==> flow/design.v <==
module aluDesign#(parameter W = 8, N = 4) (clk,rst,CE,MODE,CIN,INP_VALID,CMD,OPA,OPB, ERR,OV,COUT,G,L,E, RES);
    input clk,rst,CE,MODE,CIN;
    input [1:0] INP_VALID;
    input [N-1:0] CMD;
    input [W-1:0] OPA,OPB;
    output reg ERR,OV,COUT,G,L,E;
        output reg [2*W-1:0] RES;
        reg [2*W-1:0] res_comb;
    parameter INV_INP = 2'b00, OPA_VALID = 2'b01, OPB_VALID = 2'b10, OPA_AND_OPB_VALID = 2'b11;
    parameter SHIFT_W = $clog2(W);
    reg [W-1:0] opa_r,opb_r;
    reg [N-1:0] cmd_r;
    reg [1:0] valid_r;
    reg mode_r,cin_r;
    reg cout_comb,ov_comb,g_comb,l_comb,e_comb,err_comb;
    always@(posedge clk,posedge rst) begin
        if(rst) begin
            opa_r <= 0;
            opb_r <= 0;
            cmd_r <= 0;
            valid_r <= 0;
            cin_r <= 0;
            mode_r <= 0;
        end
        else if(CE) begin
            opa_r <= OPA;
            opb_r <= OPB;
            cmd_r <= CMD;
            valid_r <= INP_VALID;
            cin_r <= CIN;
            mode_r <= MODE;
       end
    end
    always@(*) begin
        if(CE) begin
            res_comb = 0;
            err_comb = 0;
            cout_comb = 0;
            ov_comb = 0;
            g_comb = 0;
            l_comb = 0;
            e_comb = 0;
            if(mode_r == 1) begin
                case(valid_r)
                    INV_INP : begin
                        res_comb = 0;
                        err_comb = 1;
                    end
                    OPA_VALID : begin
                        case(cmd_r)
                            4'b0100 : begin
                                res_comb = opa_r + 1;
                                cout_comb = res_comb[W];
                            end
                           4'b0101 : begin
                               res_comb = opa_r - 1;
                               ov_comb = res_comb[W];
                            end
                            default : err_comb = 1;
                        endcase
                    end
                    OPB_VALID : begin
                        case(cmd_r)
                            4'b0110 : begin
                                res_comb = opb_r + 1;
                                cout_comb = res_comb[W];
                            end
                            4'b0111 : begin
                                res_comb = opb_r - 1;
                                ov_comb = res_comb[W];
                            end
                            default : err_comb = 1;
                        endcase
                    end
                    OPA_AND_OPB_VALID : begin
                        case(cmd_r)
                            4'b0000 : begin
                                res_comb = opa_r + opb_r;
                                cout_comb = res_comb[W];
                            end
                            4'b0001 : begin
                                res_comb = opa_r - opb_r;
                                ov_comb = res_comb[W];
                            end
                            4'b0010 : begin
                                res_comb = opa_r + opb_r + cin_r;
                                cout_comb = res_comb[W];
                            end
                            4'b0011 : begin
                                res_comb = opa_r - opb_r - cin_r;
                                ov_comb = res_comb[W];
                            end
                            4'b1000 : begin
                                g_comb  = (opa_r > opb_r) ? 1:0;
                                l_comb = (opa_r < opb_r) ? 1:0;
                                e_comb = (opa_r == opb_r) ? 1:0;
                            end
                            4'b1001 : begin
                                res_comb = (opa_r + 1) * (opb_r + 1);
                            end
                            4'b1010 : begin
                                res_comb = (opa_r<<1) * (opb_r);
                            end
                            4'b1011 : begin
                                res_comb = $signed(opa_r) + $signed(opb_r);
                                ov_comb = (($signed(opa_r) > 0) && ($signed(opb_r) > 0) && ($signed(res_comb[W-1:0])<=0) || ($signed(opa_r) < 0) && ($signed(opb_r) < 0) && ($signed(res_comb[W-1:0]) >= 0));
                                g_comb  = ($signed(opa_r) > $signed(opb_r)) ? 1:0;
                                l_comb = ($signed(opa_r) < $signed(opb_r)) ? 1:0;
                                e_comb = ($signed(opa_r) == $signed(opb_r)) ? 1:0;
                            end
                            4'b1100 : begin
                                res_comb = $signed(opa_r) - $signed(opb_r);
                                ov_comb = (($signed(opa_r) > 0) && ($signed(opb_r) < 0) && ($signed(res_comb[W-1:0]) <= 0) || ($signed(opa_r) < 0) && ($signed(opb_r) > 0) && ($signed(res_comb[W-1:0]) >= 0));
                                g_comb  = ($signed(opa_r) > $signed(opb_r)) ? 1:0;
                                l_comb = ($signed(opa_r) < $signed(opb_r)) ? 1:0;
                                e_comb = ($signed(opa_r) == $signed(opb_r)) ? 1:0;
                            end
                            default : err_comb = 1;
                        endcase
                    end
                    default : err_comb = 1;
                endcase
            end
            else begin
                case(valid_r)
                    INV_INP : begin
                        res_comb = 0;
                        err_comb = 1;
                    end
                    OPA_VALID : begin
                        case(cmd_r)
                            4'b0110 : begin
                                res_comb = ~(opa_r);
                                res_comb[2*W-1 : 8] = 0;
                            end
                            4'b1000 : begin
                                res_comb = opa_r >> 1;
                            end
                            4'b1001 : begin
                                res_comb = opa_r << 1;
                            end
                            default : err_comb = 1;
                        endcase
                    end
                    OPB_VALID : begin
                        case(cmd_r)
                            4'b0111 : begin
                                res_comb = ~(opb_r);
                                res_comb[2*W-1 : 8] = 0;
                            end
                            4'b1010 : begin
                                res_comb = opb_r >> 1;
                            end
                            4'b1011 : begin
                                res_comb = opb_r << 1;
                            end
                            default : err_comb = 1;
                        endcase
                    end
                    OPA_AND_OPB_VALID : begin
                        case(cmd_r)
                            4'b0000 : begin
                                res_comb = opa_r & opb_r;
                            end
                            4'b0001 : begin
                                res_comb = ~(opa_r & opb_r);
                                res_comb[2*W-1 : 8] = 0;
                            end
                            4'b0010 : begin
                                res_comb = opa_r | opb_r;
                            end
                            4'b0011 : begin
                                res_comb = ~(opa_r | opb_r);
                                res_comb[2*W-1 : 8] = 0;
                            end
                            4'b0100 : begin
                                res_comb = opa_r ^ opb_r;
                            end
                            4'b0101 : begin
                                res_comb = ~(opa_r ^ opb_r);
                                res_comb[2*W-1 : 8] = 0;
                            end
                            4'b1100 : begin
                                if( |(opb_r[(W-1) : (SHIFT_W+1)])) begin
                                    err_comb = 1;
                                    res_comb = 0;
                                end
                                else
                                    res_comb = (opa_r << (opb_r[SHIFT_W-1:0])) | opa_r >> (W - (opb_r[SHIFT_W-1:0]));
                                    res_comb[2*W-1 : 8] = 0;
                            end
                            4'b1101 : begin
                                if( |(opb_r[(W-1) : (SHIFT_W+1)])) begin
                                    res_comb = 0;
                                    err_comb = 1;
                                end
                                else
                                    res_comb = (opa_r >> opb_r[SHIFT_W-1:0]) | opa_r << (W - opb_r[SHIFT_W-1:0]);
                                    res_comb[2*W-1 : 8] = 0;
                            end
                            default : err_comb = 1;
                        endcase
                    end
                    default : err_comb = 1;
                endcase
            end
        end
        else begin
           res_comb = 0;
           err_comb = 0;
           cout_comb = 0;
           ov_comb = 0;
           g_comb = 0;
           l_comb = 0;
           e_comb = 0;
        end
    end
    always@(posedge clk, posedge rst) begin
        if(rst) begin
            RES <= 0;
            COUT <= 0;
            OV <= 0;
            G <= 0;
            L <= 0;
            E <= 0;
            ERR  <= 0;
        end
        else if(CE) begin
            RES <= res_comb;
                COUT <= cout_comb;
                OV <= ov_comb;
                G <= g_comb;
                L <= l_comb;
                E <= e_comb;
                ERR  <= err_comb;
        end
    end
endmodule
* Tool chain data of aluDesign
The steps from the RTL of aluDesign to its reports follow in flow order.
Line numbers count from 1 in the design file above.
Operators: Yosys type, input widths -> output width; for muxes data width and select width s.
The mark - stands for no value.
- Top :: aluDesign
- Clock :: clk
- Library :: sky130hd
- Corner :: tt_025C_1v80

* Elaborated design
Source: Yosys, flattened and elaborated, memories not mapped. Widths are those after wreduce. Registers that Yosys merges into a memory's read port (data or address) are not register bits. Print and check cells do not count.
- Flip-flop bits (word level) :: 46
- Output and inout bits :: 22
- Add/subtract/negate cells :: 11
- Multiply operators :: 2
- $lt $le $gt $ge :: 12
- Eq/ne operators :: 18
- Shifts and indexed selects :: 4
- Muxes and demuxes :: 48
- Bitwise gates (word level) :: 10
- Reductions and logical operators :: 22
** Operators by type and width (count)
- $mul 9x9->16 :: 1
- $pmux 16 s8 :: 1
- $pmux 16 s4 :: 2
- $mul 8x8->15 :: 1
- $pmux 8 s8 :: 1
- $pmux 16 s2 :: 2
- $pmux 8 s3 :: 2
- $not 8->8 :: 5
- $shl 8x32->8 :: 1
- $shr 8x32->8 :: 1
- $eq 4x4->1 const B :: 6
- $or 8x8->8 :: 3
- $mux 1 :: 24
- $pmux 1 s4 :: 5
- $add 8x1->9 const B :: 2
- $sub 8x1->9 const B :: 2
- $add 8x8->9 :: 2
- $sub 8x8->9 :: 2
- $sub 16x1->16 :: 1
- $eq 4x3->1 const B :: 4
- $ge 8x1->1 const B :: 2
- $gt 8x1->1 const B :: 2
- $le 8x1->1 const B :: 2
- $lt 8x1->1 const B :: 2
- $gt 8x8->1 :: 2
- $lt 8x8->1 :: 2
- $eq 8x8->1 :: 2
- $mux 16 :: 1
Not listed: further kinds 21, cells in them 44.

* Longest topological paths
Depth = most cells in a row (Yosys ltp): at word level without a register or memory, in the mapped netlist without a sequential cell, where the memories' decode and read muxes count.
- Depth after elaboration :: 7
- ABC_AREA :: 0
- Gate-level depth with buffers :: 25

* Mapped cells and area
Yosys stat after the flow's synthesis: flattened, memories mapped to cells. It holds for the ABC_AREA given above (unset counts as 0); a run with the other value may have another netlist.
Totals and module areas in this step are rounded.
- Cells in the netlist :: 1374
- Mapped area :: 10600 um^2
- Area of sequential cells :: 1150 um^2
- Flip-flop cells :: 46
- Buffer cells :: 75
** Cells by type (count)
- sky130_fd_sc_hd__fa_1 :: 86
- sky130_fd_sc_hd__ha_1 :: 100
- sky130_fd_sc_hd__dfrtp_1 :: 46
- sky130_fd_sc_hd__xnor2_1 :: 72
- sky130_fd_sc_hd__nor2_1 :: 152
- sky130_fd_sc_hd__inv_1 :: 146
- sky130_fd_sc_hd__nand2_1 :: 129
- sky130_fd_sc_hd__a21oi_1 :: 78
- sky130_fd_sc_hd__o21ai_0 :: 68
- sky130_fd_sc_hd__mux2i_1 :: 19
- sky130_fd_sc_hd__nand3_1 :: 36
- sky130_fd_sc_hd__xor2_1 :: 19
- sky130_fd_sc_hd__clkbuf_1 :: 43
- sky130_fd_sc_hd__nand2b_1 :: 24
- sky130_fd_sc_hd__a22oi_1 :: 19
- sky130_fd_sc_hd__nor3_1 :: 27
- sky130_fd_sc_hd__o221ai_1 :: 15
- sky130_fd_sc_hd__mux2_2 :: 11
Other cell types: 74; their cells: 284.

* Worst setup path after synthesis
OpenSTA on the mapped netlist: ideal clock, no wires. The path of least setup slack (recovery checks aside). Input and output delay are each 20% of the period. Register names are those of the netlist, which keeps one name where synthesis merged equal registers.
- Path kind :: reg2reg
- Start :: reg opb_r[1]
- End :: reg RES[14]
- Period :: 6.0 ns
- Library setup time :: 0.083 ns
- Time at the first pin :: 0.000 ns
- Arrival time :: 5.958 ns
- Data required time :: 5.917 ns
- Setup slack :: -0.042 ns
- Delay of the path :: 6.041 ns
- Stages :: 24
- Path buffers :: 4
- Period reached after synthesis :: 6.042 ns
"delay of the path" = arrival - input delay + setup time.
"stages": output pins that drive a net of the path, with the launching flip-flop's if there is one; two outputs of one cell count as two.
"period reached after synthesis" is the clock period less the worst setup slack; recovery checks do not enter. This is arithmetic on one report: input and output delays are still those of the set period (20% each).
Between the ends stands the longest chain of elaborated cells between them, by number of cells; it is not shown to be the way that was timed. Of several equally long chains one is given.
Each line given opens the expression or statement behind the cell; cells for indexed reads and writes are added by Yosys, which also makes memories of some case tables.
- Cell sequence :: sky130_fd_sc_hd__dfrtp_1 -> sky130_fd_sc_hd__clkinv_1 -> sky130_fd_sc_hd__clkbuf_1 -> sky130_fd_sc_hd__ha_1 -> sky130_fd_sc_hd__clkbuf_1 -> sky130_fd_sc_hd__clkbuf_1 -> sky130_fd_sc_hd__clkbuf_1 -> sky130_fd_sc_hd__nand2_1 -> sky130_fd_sc_hd__fa_1 -> sky130_fd_sc_hd__inv_1 -> sky130_fd_sc_hd__fa_1 -> sky130_fd_sc_hd__ha_1 -> sky130_fd_sc_hd__inv_1 -> sky130_fd_sc_hd__fa_1 -> sky130_fd_sc_hd__inv_1 -> sky130_fd_sc_hd__fa_1 -> sky130_fd_sc_hd__a21o_1 -> sky130_fd_sc_hd__a211oi_1 -> sky130_fd_sc_hd__o21ai_0 -> sky130_fd_sc_hd__a31o_2 -> sky130_fd_sc_hd__a21oi_1 -> sky130_fd_sc_hd__xor2_1 -> sky130_fd_sc_hd__o221a_2 -> sky130_fd_sc_hd__o21ai_0
- Length of the longest elaborated chain :: 5
** Ends and longest elaborated chain, after synthesis
- start, declared :: RTL line 11 : reg [W-1:0] opa_r,opb_r;
- start, assigned :: RTL line 19 : opb_r <= 0;
- start, assigned :: RTL line 27 : opb_r <= OPB;
- $add 8x1->9 :: RTL line 99 : res_comb = (opa_r + 1) * (opb_r + 1);
- $mul 9x9->16 :: RTL line 99
- $pmux 16 s8 :: RTL line 76 : case(cmd_r)
- $pmux 16 s4 :: RTL line 44 : case(valid_r)
- $mux 16 :: RTL line 43 : if(mode_r == 1) begin
- end, assigned :: RTL line 220 : RES <= 0;
- end, assigned :: RTL line 229 : RES <= res_comb;
- end, declared :: RTL line 7 : output reg [2*W-1:0] RES;

* Worst path after layout
Path of least setup slack in the final report of record 2 (OpenROAD, finished layout, wires in). Where an end is a register, its clock arrival counts in the times.
- Path kind :: reg2reg
- Start :: reg opb_r[7]
- End :: reg RES[14]
- Period :: 4.34 ns
- Library setup time :: 0.12 ns
- Time at the first pin :: 0.32 ns
- Arrival time :: 5.72 ns
- Data required time :: 4.54 ns
- Setup slack :: -1.18 ns
- Stages :: 19
- Path buffers :: 1
Between the ends stands the longest chain of elaborated cells between them, by number of cells; it is not shown to be the way that was timed. Of several equally long chains one is given.
- Cell sequence :: sky130_fd_sc_hd__dfrtp_1 -> sky130_fd_sc_hd__clkinv_2 -> sky130_fd_sc_hd__xnor2_4 -> sky130_fd_sc_hd__buf_4 -> sky130_fd_sc_hd__nor2_1 -> sky130_fd_sc_hd__fa_1 -> sky130_fd_sc_hd__fa_1 -> sky130_fd_sc_hd__fa_1 -> sky130_fd_sc_hd__inv_1 -> sky130_fd_sc_hd__fa_1 -> sky130_fd_sc_hd__inv_1 -> sky130_fd_sc_hd__ha_4 -> sky130_fd_sc_hd__nor3_4 -> sky130_fd_sc_hd__nor2_2 -> sky130_fd_sc_hd__a31o_2 -> sky130_fd_sc_hd__a21oi_2 -> sky130_fd_sc_hd__xor2_2 -> sky130_fd_sc_hd__o221a_2 -> sky130_fd_sc_hd__o21ai_1
- Length of the longest elaborated chain :: 5
** Ends and longest elaborated chain, post-layout
- start, declared :: RTL line 11 : reg [W-1:0] opa_r,opb_r;
- start, assigned :: RTL line 19 : opb_r <= 0;
- start, assigned :: RTL line 27 : opb_r <= OPB;
- $add 8x1->9 :: RTL line 99 : res_comb = (opa_r + 1) * (opb_r + 1);
- $mul 9x9->16 :: RTL line 99
- $pmux 16 s8 :: RTL line 76 : case(cmd_r)
- $pmux 16 s4 :: RTL line 44 : case(valid_r)
- $mux 16 :: RTL line 43 : if(mode_r == 1) begin
- end, assigned :: RTL line 220 : RES <= 0;
- end, assigned :: RTL line 229 : RES <= res_comb;
- end, declared :: RTL line 7 : output reg [2*W-1:0] RES;

--- measured runs ---
Settings and measured results of 6 stored flow runs for module aluDesign (sky130hd), not sorted in any way. The constraints put input and output delay at 20% of the set period each and load the outputs with 0.01 pF.
"period achieved" is the run's clock period less its worst setup slack. It is reckoned from that one timing run; input and output delays stay at 20% of the period that was set.
"time on the worst setup path" means the part of the period allowed to the worst setup path (the constraints hold back 20% at inputs and 20% at outputs) less its slack; where the path has registers, the arrival times of their clocks count too.
By "overall power" is meant OpenSTA's value without simulated activity: inputs other than the clock are taken to toggle once in ten clock periods, and the tool carries that through the logic.
Measured values are rounded.

** Record 1
- Settings :: ABC_AREA=1; CAP_MARGIN=5; CELL_PAD_IN_SITES_GLOBAL_PLACEMENT=3; CORE_UTILIZATION=68; CTS_CLUSTER_DIAMETER=85; MAX_ROUTING_LAYER=met4; MIN_ROUTING_LAYER=met2; PLACE_DENSITY_LB_ADDON=0.04; TNS_END_PERCENT=75; period_ns=8.48; CORE_MARGIN=2; SLEW_MARGIN=20
- Outcome :: not finished: placement ended with error FLW-0024

** Record 2
- Settings :: CAP_MARGIN=40; CELL_PAD_IN_SITES_DETAIL_PLACEMENT=2; CELL_PAD_IN_SITES_GLOBAL_PLACEMENT=1; CORE_ASPECT_RATIO=1.19; CORE_UTILIZATION=34; CTS_CLUSTER_DIAMETER=177; CTS_CLUSTER_SIZE=56; GPL_ROUTABILITY_DRIVEN=1; GPL_TIMING_DRIVEN=0; HOLD_SLACK_MARGIN=0.13; PLACE_DENSITY_LB_ADDON=0.19; SLEW_MARGIN=40; TNS_END_PERCENT=5; period_ns=4.34; CORE_MARGIN=2
- Summed negative setup slack :: -11.2 ns
- Utilization of the finished layout :: 44.1%
- Time on the worst setup path :: 5.52 ns
- Worst setup path type :: reg2reg
- Standard-cell area after routing :: 13500 um^2
- Worst hold slack in the final report :: 0.502 ns
- Area of the die :: 32600 um^2
- Period achieved :: 5.523 ns
- Overall power :: 0.00584 W
- Area of the synthesized netlist :: 10600 um^2
- Worst setup slack after layout :: -1.18 ns

** Record 3
- Settings :: CORE_UTILIZATION=40; period_ns=5.75; CAP_MARGIN=20; CORE_MARGIN=2; SLEW_MARGIN=20
- Summed negative setup slack :: 0.000 ns
- Utilization of the finished layout :: 45.7%
- Time on the worst setup path :: 5.44 ns
- Worst setup path type :: reg2reg
- Standard-cell area after routing :: 11900 um^2
- Worst hold slack in the final report :: 0.496 ns
- Area of the die :: 27800 um^2
- Period achieved :: 5.443 ns
- Overall power :: 0.00335 W
- Area of the synthesized netlist :: 10600 um^2
- Worst setup slack after layout :: 0.307 ns

** Record 4
- Settings :: CELL_PAD_IN_SITES_DETAIL_PLACEMENT=2; CTS_CLUSTER_SIZE=53; GPL_ROUTABILITY_DRIVEN=0; period_ns=6.0; CAP_MARGIN=20; CORE_MARGIN=2; CORE_UTILIZATION=40; SLEW_MARGIN=20
- Summed negative setup slack :: -1.26 ns
- Utilization of the finished layout :: 46.4%
- Time on the worst setup path :: 6.36 ns
- Worst setup path type :: reg2reg
- Standard-cell area after routing :: 12100 um^2
- Worst hold slack in the final report :: 0.524 ns
- Area of the die :: 27800 um^2
- Period achieved :: 6.359 ns
- Overall power :: 0.00408 W
- Area of the synthesized netlist :: 10600 um^2
- Worst setup slack after layout :: -0.359 ns

** Record 5
- Settings :: CELL_PAD_IN_SITES_DETAIL_PLACEMENT=2; CORE_UTILIZATION=18; CTS_CLUSTER_SIZE=53; GPL_ROUTABILITY_DRIVEN=0; PLACE_DENSITY_LB_ADDON=0.25; SLEW_MARGIN=40; period_ns=6.0; CAP_MARGIN=20; CORE_MARGIN=2
- Summed negative setup slack :: 0.000 ns
- Utilization of the finished layout :: 21.4%
- Time on the worst setup path :: 5.61 ns
- Worst setup path type :: reg2reg
- Standard-cell area after routing :: 12400 um^2
- Worst hold slack in the final report :: 0.491 ns
- Area of the die :: 60800 um^2
- Period achieved :: 5.613 ns
- Overall power :: 0.00334 W
- Area of the synthesized netlist :: 10600 um^2
- Worst setup slack after layout :: 0.387 ns

** Record 6
- Settings :: CELL_PAD_IN_SITES_DETAIL_PLACEMENT=2; CORE_MARGIN=6; CORE_UTILIZATION=16; CTS_CLUSTER_DIAMETER=192; CTS_CLUSTER_SIZE=29; GPL_ROUTABILITY_DRIVEN=1; GPL_TIMING_DRIVEN=1; MAX_ROUTING_LAYER=met4; PLACE_DENSITY=0.54; SETUP_SLACK_MARGIN=0.58; SLEW_MARGIN=20; period_ns=10.3; CAP_MARGIN=20
- Summed negative setup slack :: 0.000 ns
- Utilization of the finished layout :: 18.7%
- Time on the worst setup path :: 7.75 ns
- Worst setup path type :: reg2reg
- Standard-cell area after routing :: 12200 um^2
- Worst hold slack in the final report :: 0.503 ns
- Area of the die :: 72600 um^2
- Period achieved :: 7.749 ns
- Overall power :: 0.00195 W
- Area of the synthesized netlist :: 10600 um^2
- Worst setup slack after layout :: 2.55 ns
--- end ---
